==> flow/design.v <==
module instruction_decoder (
    input  logic [31:0] instr,
    output logic is_set_height,
    output logic is_set_weight,
    output logic is_calc_bmi,
    output logic is_calc_bmr,
    output logic [31:25] funct7,  
    output logic [31:20] imm,  
    output logic [24:20] rs2,    
    output logic [19:15] rs1,   
    output logic [11:7] rd  
);
    logic [6:0] opcode;
    assign opcode = instr[6:0];
    logic [14:12] w_h;
    assign w_h = instr[14:12];
    assign is_set_height = (opcode == 7'b0001011) & (w_h == 3'b000);
    assign is_set_weight = (opcode == 7'b0001011) & (w_h == 3'b001);
    assign is_calc_bmi   = (opcode == 7'b0001101);
    assign is_calc_bmr   = (opcode == 7'b0001110);
    assign imm = instr[31:20];
    assign rd = instr[11:7];
    assign rs2 = instr[24:20];
    assign rs1 = instr[19:15];
    assign funct7 = (is_calc_bmr)?instr[31:25]:7'b0;
endmodule
module memory (
    input  logic        clk,
    input  logic        reset,
    input  logic        we_height,
    input  logic        we_weight,
    input  logic [4:0]  user_index,
    input  logic [31:0] data_in,
    output logic [31:0] height_out,
    output logic [31:0] weight_out
);
    reg [31:0] mem_height [0:31];
    reg [31:0] mem_weight [0:31];
    always @(posedge clk or posedge reset) begin
         if (reset) begin
           for (int i = 0; i < 32; i++) begin
                mem_height[i] <= 32'd0;     
                mem_weight[i] <= 32'd0;      
            end
        end else begin
            if (we_height) mem_height[user_index] <= data_in;
            if (we_weight) mem_weight[user_index] <= data_in;
        end
    end
    assign height_out = mem_height[user_index];
    assign weight_out = mem_weight[user_index];
endmodule
module alu (
    input logic is_calc_bmi,
    input logic is_calc_bmr,
    input logic [31:0] height,   
    input logic [31:0] weight,   
    input logic [6:0] funct7,    
    output logic [31:0] result
);
    logic [31:0] bmi;
    logic [31:0] bmr;
    logic [31:0] height_mm;
    logic [31:0] height_m2;
    logic [31:0] weight_x10000;  
    logic [5:0] age;
    logic gender;  
    assign gender = funct7[6];
    assign age = funct7[5:0];
    always@(*)begin
        height_mm = height * 10;  
        height_m2 = (height_mm * height_mm) / 10000;  
        weight_x10000 = weight * 10000;
        bmi = 0;
        bmr = 0;
        if (is_calc_bmi) begin
            if (height_m2 != 0)
                bmi = weight_x10000 / height_m2;   
            else
                bmi = 0;
            result = bmi;
        end
        else if (is_calc_bmr) begin
            bmr = (10 * weight) + (625 * height / 100) - (5 * age);
            if (gender)
                bmr = bmr + 5;
            else
                bmr = bmr - 161;
            result = bmr;
        end
        else begin
            result = 0;   
        end
    end
endmodule
module top (
    input  logic        clk,
    input  logic        reset,
    input  logic [31:0] instr,
    output logic [31:0] result
);
    logic is_set_height;
    logic is_set_weight;
    logic is_calc_bmi;
    logic is_calc_bmr;
    logic [31:25] gender_age;
    logic [31:20] imm;  
    logic [24:20] rs2;    
    logic [19:15] rs1;   
    logic [11:7] rd;  
    logic [31:0] height_out;
    logic [31:0] weight_out;
    logic [31:0] alu_result;
    logic [4:0]  user_index;
    instruction_decoder u_decoder(.instr(instr),
        .is_set_height(is_set_height),
        .is_set_weight(is_set_weight),
        .is_calc_bmi(is_calc_bmi),
        .is_calc_bmr(is_calc_bmr),
        .funct7(gender_age),  
        .imm(imm),  
        .rs2(rs2),    
        .rs1(rs1),   
        .rd(rd)  
        );
    logic [31:0] imm_extended;
    assign imm_extended = {{20{imm[31]}}, imm};  
    assign user_index = (is_set_height | is_set_weight) ? rd : rs1;
    memory user_memory(.clk(clk),
        .reset(reset),
        .we_height(is_set_height),
        .we_weight(is_set_weight),
        .user_index(user_index),
        .data_in(imm_extended),
        .height_out(height_out),
        .weight_out(weight_out));
    alu health_alu (
        .is_calc_bmi(is_calc_bmi),
        .is_calc_bmr(is_calc_bmr),
        .height(height_out),
        .weight(weight_out),
        .funct7(gender_age),
        .result(alu_result)
    );
    always @(posedge clk or posedge reset) begin
        if (reset)
            result <= 32'd0;
        else
            result <= alu_result;
    end
endmodule
# Reports on top
# The steps from the RTL of top to its reports follow in flow order.
# Line numbers count from 1 in the design file above.
# Not given: -
[inputs]
top_module = "top"
clock = "clk"
cell_library = "sky130hd"
lib_corner = "tt_025C_1v80"

# Word-level counts
# Counts by Yosys on the flattened word-level netlist (proc, flatten, opt, wreduce). Print and check cells are left out. Cells with the same type and inputs are merged into one.
[word_totals]
regBits = 800
in_bits = 34
output_inout_bits = 32
wordCells = 191
[classes]
addsub = 4
multipliers = 6
div = 3
n_eq = 35
n_mux = 8
n_logic = 3
reduce_and_logical = 67
[ops]
columns = ["op", "n"]
rows = [
  ["case mux 32 bit (select 32 bit)", 2],
  ["divider 32 x 32 -> 32 bit", 1],
  ["multiplier 31 x 31 -> 30 bit", 1],
  ["divider 32 x 14 -> 32 bit with constant B", 1],
  ["multiplier 10 x 32 -> 32 bit with constant A", 1],
  ["multiplier 32 x 10 -> 28 bit with constant B", 1],
  ["divider 32 x 7 -> 32 bit with constant B", 1],
  ["AND reduction 2 bit", 64],
  ["two-way mux 32 bit", 4],
  ["multiplier 3 x 32 -> 31 bit with constant A", 1],
  ["multiplier 32 x 3 -> 31 bit with constant B", 1],
  ["equality test 5 bit with constant B", 16],
  ["equality test 5 x 4 -> 1 bit with constant B", 8],
  ["adder 32 x 3 -> 32 bit with constant B", 1],
  ["adder 32 bit", 1],
  ["subtractor 32 bit", 1],
  ["subtractor 32 x 8 -> 32 bit with constant B", 1],
  ["nonzero test 32 bit", 1],
  ["multiplier 3 x 6 -> 9 bit with constant A", 1],
  ["equality test 7 x 4 -> 1 bit with constant B", 3],
  ["equality test 5 x 3 -> 1 bit with constant B", 4],
  ["equality test 5 x 2 -> 1 bit with constant B", 2],
  ["two-way mux 7 bit", 1],
  ["equality test 5 x 1 -> 1 bit with constant B", 1],
  ["zero test 5 bit", 1],
  ["two-way mux 5 bit", 1],
  ["equality test 3 x 1 -> 1 bit with constant B", 1],
  ["zero test 3 bit", 1],
]
# Other operator kinds: 2; their cells: 3.

# Depth
# Longest topological path by Yosys (ltp), each cell counted once; first at word level (registers and memories cut), then after technology mapping (sequential cells cut; the memories' decode and read muxes count).
[logic_depth]
word_depth = 14
ABC_AREA = 0
mapped_depth = 1085
ltp_nobuf = 995

# Synthesis result
# Source: synth_stat.txt of the flow (Yosys; design flattened, memories mapped). It holds for the ABC_AREA given above (unset counts as 0); a run with the other value may have another netlist.
# Totals and module areas in this step are rounded.
[mapped]
stdcells = 13052
yosys_area_um2 = 110900
seqArea_um2 = 20020
ffs = 800
n_buf = 541
[by_type]
columns = ["cell", "n", "type_area_um2"]
rows = [
  ["sky130_fd_sc_hd__dfrtp_1", 800, 20019.2],
  ["sky130_fd_sc_hd__ha_1", 1056, 1.32E+04],
  ["sky130_fd_sc_hd__mux2_2", 881, 9.92E+03],
  ["sky130_fd_sc_hd__fa_1", 396, 7.93E+03],
  ["sky130_fd_sc_hd__xnor2_1", 662, 5.8E+03],
  ["sky130_fd_sc_hd__a21oi_1", 1093, 5.47E+03],
  ["sky130_fd_sc_hd__nor2_1", 1052, 3.95E+03],
  ["sky130_fd_sc_hd__inv_1", 1033, 3.88E+03],
  ["sky130_fd_sc_hd__nand2_1", 809, 3.04E+03],
  ["sky130_fd_sc_hd__xor2_1", 274, 2.4E+03],
  ["sky130_fd_sc_hd__a21o_1", 310, 2.33E+03],
  ["sky130_fd_sc_hd__o21ai_0", 408, 2.04E+03],
  ["sky130_fd_sc_hd__o21bai_1", 244, 1.83E+03],
  ["sky130_fd_sc_hd__nand3_1", 278, 1.39E+03],
  ["sky130_fd_sc_hd__nor3_1", 278, 1.39E+03],
  ["sky130_fd_sc_hd__clkbuf_1", 367, 1.38E+03],
  ["sky130_fd_sc_hd__mux2i_1", 121, 1.21E+03],
  ["sky130_fd_sc_hd__o21a_1", 153, 1.15E+03],
]
# Other cell types: 171; their cells: 2837.
# The figures by module come from a second, unflattened synthesis with its own total; it is not the netlist above.
[unflattened]
cells_unflattened = 16584
area_unflattened_um2 = 165700
# Each row is one instance without its submodules.
[by_module]
columns = ["module", "n_inst", "n_cells", "area_um2", "seq_area_um2"]
rows = [
  ["memory", 1, 6917, 91590, 51250],
  ["alu", 1, 9574, 72840, 0.0],
  ["top", 1, 39, 872.1, 800.8],
  ["instruction_decoder", 1, 54, 444.2, 0.0],
]

# Path before layout
# Path of least setup slack by OpenSTA after synthesis, without wires, with an ideal clock, recovery checks aside; 20% of the period is set as input and as output delay. Where synthesis merged equal registers, the netlist keeps one of their names.
[synth_path]
kind = "in2reg"
from = "input port instr[5]"
to = "register result[0]"
period_ps = 250000
input_delay_ps = 50000
setup_ps = 144
launch_ps = 50000
t_arrival_ps = 233604
required_time_ps = 249856
slack_ps = 16252
delay_ps = 183748
path_stages = 1032
path_buffers = 103
synth_period_reached_ps = 233748
# "delay_ps" is the arrival time less input delay plus setup time.
# "path_stages": output pins that drive a net of the path, with the launching flip-flop's if there is one; two outputs of one cell count as two.
# "synth_period_reached_ps" = period - worst setup slack (recovery checks aside). The figure is calculated, with input and output delays left at 20% of the set period.
# The rows between start and end are the longest chain of elaborated cells between them; the timing report does not say that the signal goes this way. Where chains are equally long, one stands for them.
# Each line given opens the expression or statement behind the cell; cells for indexed reads and writes are added by Yosys, which also makes memories of some case tables.
[synth_between]
cell_sequence = "sky130_fd_sc_hd__or4b_1 -> sky130_fd_sc_hd__nor3_2 -> sky130_fd_sc_hd__clkbuf_1 -> sky130_fd_sc_hd__buf_2 -> sky130_fd_sc_hd__clkbuf_1 -> sky130_fd_sc_hd__o21ai_0 -> sky130_fd_sc_hd__nand2_1 -> sky130_fd_sc_hd__clkbuf_1 -> sky130_fd_sc_hd__buf_1 -> sky130_fd_sc_hd__buf_1 -> sky130_fd_sc_hd__buf_1 -> sky130_fd_sc_hd__nor2_1 -> sky130_fd_sc_hd__a21oi_1 -> sky130_fd_sc_hd__ha_1 -> sky130_fd_sc_hd__ha_1 -> sky130_fd_sc_hd__a21oi_1 -> sky130_fd_sc_hd__o21bai_1 -> sky130_fd_sc_hd__a21oi_1 -> [996 not listed] -> sky130_fd_sc_hd__buf_8 -> sky130_fd_sc_hd__nor2_2 -> sky130_fd_sc_hd__a21oi_1 -> sky130_fd_sc_hd__ha_1 -> sky130_fd_sc_hd__a21oi_1 -> sky130_fd_sc_hd__nor2b_1 -> sky130_fd_sc_hd__o21ai_0 -> sky130_fd_sc_hd__nand2b_1 -> sky130_fd_sc_hd__a21oi_1 -> sky130_fd_sc_hd__nor2b_1 -> sky130_fd_sc_hd__o21ai_0 -> sky130_fd_sc_hd__nand2b_1 -> sky130_fd_sc_hd__a21oi_1 -> sky130_fd_sc_hd__o21ai_0 -> sky130_fd_sc_hd__o2111ai_1 -> sky130_fd_sc_hd__o21ai_0 -> sky130_fd_sc_hd__o32ai_1 -> sky130_fd_sc_hd__a22oi_1"
elab_chain_len = 14
cells_between = 59
cone_classes = "4 x add/sub; 5 x mul; 3 x div; 34 x eq/ne; 8 x mux; 3 x logic; 2 x reduce/logical"
[synth_rtl]
columns = ["item", "line_no", "text"]
rows = [
  ["from (decl)", 99, "input  logic [31:0] instr,"],
  ["equality test 7 x 4 -> 1 bit", 17, "assign is_set_height = (opcode == 7'b0001011) & (w_h == 3'b000);"],
  ["AND 1 bit", 17, ""],
  ["bitwise OR 1 bit", 128, "assign user_index = (is_set_height | is_set_weight) ? rd : rs1;"],
  ["two-way mux 5 bit", 128, ""],
  ["equality test 5 bit", 50, "assign height_out = mem_height[user_index];"],
  ["case mux 32 bit (select 32 bit)", 50, ""],
  ["multiplier 10 x 32 -> 32 bit", 84, "bmr = (10 * weight) + (625 * height / 100) - (5 * age);"],
  ["divider 32 x 7 -> 32 bit", 84, ""],
  ["adder 32 bit", 84, ""],
  ["subtractor 32 bit", 84, ""],
  ["subtractor 32 x 8 -> 32 bit", 88, "bmr = bmr - 161;"],
  ["two-way mux 32 bit", 85, "if (gender)"],
  ["two-way mux 32 bit", 83, "else if (is_calc_bmr) begin"],
  ["two-way mux 32 bit", 76, "if (is_calc_bmi) begin"],
  ["to (assign)", 147, "result <= 32'd0;"],
  ["to (assign)", 149, "result <= alu_result;"],
  ["to (decl)", 100, "output logic [31:0] result"],
]

# Timing after layout
# From the final timing report of flow run 1: the path of least setup slack in the routed layout; clock arrival at registers is part of the times.
# The path's times are printed in steps of 10 ps; the period is the one set.
[layout_path]
kind = "in2reg"
from = "input port instr[5]"
to = "register result[0]"
period_ps = 250000
input_delay_ps = 50000
setup_ps = 140
launch_ps = 50000
t_arrival_ps = 238110
required_time_ps = 250560
slack_ps = 12450
path_stages = 1050
path_buffers = 107
# The rows between start and end are the longest chain of elaborated cells between them; the timing report does not say that the signal goes this way. Where chains are equally long, one stands for them.
[layout_between]
cell_sequence = "sky130_fd_sc_hd__clkdlybuf4s50_1 -> sky130_fd_sc_hd__or4b_4 -> sky130_fd_sc_hd__buf_6 -> sky130_fd_sc_hd__or3_4 -> sky130_fd_sc_hd__buf_2 -> sky130_fd_sc_hd__buf_4 -> sky130_fd_sc_hd__o21ai_1 -> sky130_fd_sc_hd__a21boi_2 -> sky130_fd_sc_hd__clkbuf_8 -> sky130_fd_sc_hd__buf_8 -> sky130_fd_sc_hd__a222oi_1 -> sky130_fd_sc_hd__nand3_1 -> sky130_fd_sc_hd__nor3_2 -> sky130_fd_sc_hd__a21oi_4 -> sky130_fd_sc_hd__ha_1 -> sky130_fd_sc_hd__ha_1 -> sky130_fd_sc_hd__inv_1 -> sky130_fd_sc_hd__o21bai_1 -> [1014 not listed] -> sky130_fd_sc_hd__buf_8 -> sky130_fd_sc_hd__nor2_2 -> sky130_fd_sc_hd__a21oi_1 -> sky130_fd_sc_hd__ha_1 -> sky130_fd_sc_hd__a21oi_1 -> sky130_fd_sc_hd__nor2b_1 -> sky130_fd_sc_hd__o21ai_0 -> sky130_fd_sc_hd__nand2b_1 -> sky130_fd_sc_hd__a21oi_1 -> sky130_fd_sc_hd__nor2b_1 -> sky130_fd_sc_hd__o21ai_0 -> sky130_fd_sc_hd__nand2b_1 -> sky130_fd_sc_hd__a21oi_4 -> sky130_fd_sc_hd__o2111ai_2 -> sky130_fd_sc_hd__nand3b_1 -> sky130_fd_sc_hd__o21ai_1 -> sky130_fd_sc_hd__o32ai_2 -> sky130_fd_sc_hd__a22oi_1"
elab_chain_len = 14
cells_between = 59
cone_classes = "4 x add/sub; 5 x mul; 3 x div; 34 x eq/ne; 8 x mux; 3 x logic; 2 x reduce/logical"
[layout_rtl]
columns = ["item", "line_no", "text"]
rows = [
  ["from (decl)", 99, "input  logic [31:0] instr,"],
  ["equality test 7 x 4 -> 1 bit", 17, "assign is_set_height = (opcode == 7'b0001011) & (w_h == 3'b000);"],
  ["AND 1 bit", 17, ""],
  ["bitwise OR 1 bit", 128, "assign user_index = (is_set_height | is_set_weight) ? rd : rs1;"],
  ["two-way mux 5 bit", 128, ""],
  ["equality test 5 bit", 50, "assign height_out = mem_height[user_index];"],
  ["case mux 32 bit (select 32 bit)", 50, ""],
  ["multiplier 10 x 32 -> 32 bit", 84, "bmr = (10 * weight) + (625 * height / 100) - (5 * age);"],
  ["divider 32 x 7 -> 32 bit", 84, ""],
  ["adder 32 bit", 84, ""],
  ["subtractor 32 bit", 84, ""],
  ["subtractor 32 x 8 -> 32 bit", 88, "bmr = bmr - 161;"],
  ["two-way mux 32 bit", 85, "if (gender)"],
  ["two-way mux 32 bit", 83, "else if (is_calc_bmr) begin"],
  ["two-way mux 32 bit", 76, "if (is_calc_bmi) begin"],
  ["to (assign)", 147, "result <= 32'd0;"],
  ["to (assign)", 149, "result <= alu_result;"],
  ["to (decl)", 100, "output logic [31:0] result"],
]

# Stored flow runs of top (3 of them; Yosys, OpenROAD, sky130hd). They differ in their settings and are not a sequence. Constraints: input delay and output delay 20% of the set period each, output load 0.01 pF.
# "timing.achieved_period_ps" = clock period - worst setup slack. The figure is calculated, with input and output delays left at 20% of the set period.
# "critical_path_time_ps" = time allowed to the worst setup path (clock period - input delay - output delay, where it has them) - its slack; a late launch clock adds to it, a late capture clock takes from it.
# "critical_path_time_ps" is given in steps of 10 ps.
# Measured values are rounded.

[[run]]
name = "flow run 1"
[run.settings]
ABC_AREA = 0
CELL_PAD_IN_SITES_DETAIL_PLACEMENT = 1
CELL_PAD_IN_SITES_GLOBAL_PLACEMENT = 1
CORE_MARGIN = 7
CORE_UTILIZATION = 31
CTS_CLUSTER_DIAMETER = 397
CTS_CLUSTER_SIZE = 17
GPL_ROUTABILITY_DRIVEN = 0
GPL_TIMING_DRIVEN = 0
HOLD_SLACK_MARGIN = 0.18
MAX_ROUTING_LAYER = "met4"
MIN_ROUTING_LAYER = "met1"
SETUP_SLACK_MARGIN = 1.37
TNS_END_PERCENT = 45
period_ns = 250.0
CAP_MARGIN = 20
SLEW_MARGIN = 20
[run.results]
critical_path_time_ps = 187550
critical_path_kind = "in2reg"
hold_ws_ps = 506
fin_util_frac = 0.355
synthArea_um2 = 110900
cell_area_final_um2 = 126300
timing.achieved_period_ps = 237554
total_negative_slack_ps = 0
dieArea_um2 = 374600
setup_worst_slack_ps = 12450

[[run]]
name = "flow run 2"
[run.settings]
ABC_AREA = 1
CAP_MARGIN = 35
CELL_PAD_IN_SITES_DETAIL_PLACEMENT = 1
CELL_PAD_IN_SITES_GLOBAL_PLACEMENT = 0
CORE_ASPECT_RATIO = 1.86
CORE_UTILIZATION = 43
CTS_CLUSTER_DIAMETER = 399
GPL_TIMING_DRIVEN = 0
MAX_ROUTING_LAYER = "met4"
PLACE_DENSITY_LB_ADDON = 0.07
SETUP_SLACK_MARGIN = -1.6
TNS_END_PERCENT = 80
period_ns = 143.0
CORE_MARGIN = 2
SLEW_MARGIN = 20
[run.results]
critical_path_time_ps = 127820
critical_path_kind = "in2reg"
hold_ws_ps = 485
fin_util_frac = 0.534
synthArea_um2 = 122100
cell_area_final_um2 = 150800
timing.achieved_period_ps = 156420
total_negative_slack_ps = -44020
dieArea_um2 = 288400
setup_worst_slack_ps = -13420

[[run]]
name = "flow run 3"
[run.settings]
CAP_MARGIN = 30
CORE_ASPECT_RATIO = 0.62
CORE_UTILIZATION = 17
CTS_CLUSTER_DIAMETER = 41
GPL_TIMING_DRIVEN = 1
MAX_ROUTING_LAYER = "met5"
PLACE_DENSITY_LB_ADDON = 0.25
TNS_END_PERCENT = 40
period_ns = 168.0
CORE_MARGIN = 2
SLEW_MARGIN = 20
[run.results]
critical_path_time_ps = 155880
critical_path_kind = "in2reg"
hold_ws_ps = 499
fin_util_frac = 0.261
synthArea_um2 = 110900
cell_area_final_um2 = 169700
timing.achieved_period_ps = 189481
total_negative_slack_ps = -76930
dieArea_um2 = 658900
setup_worst_slack_ps = -21480
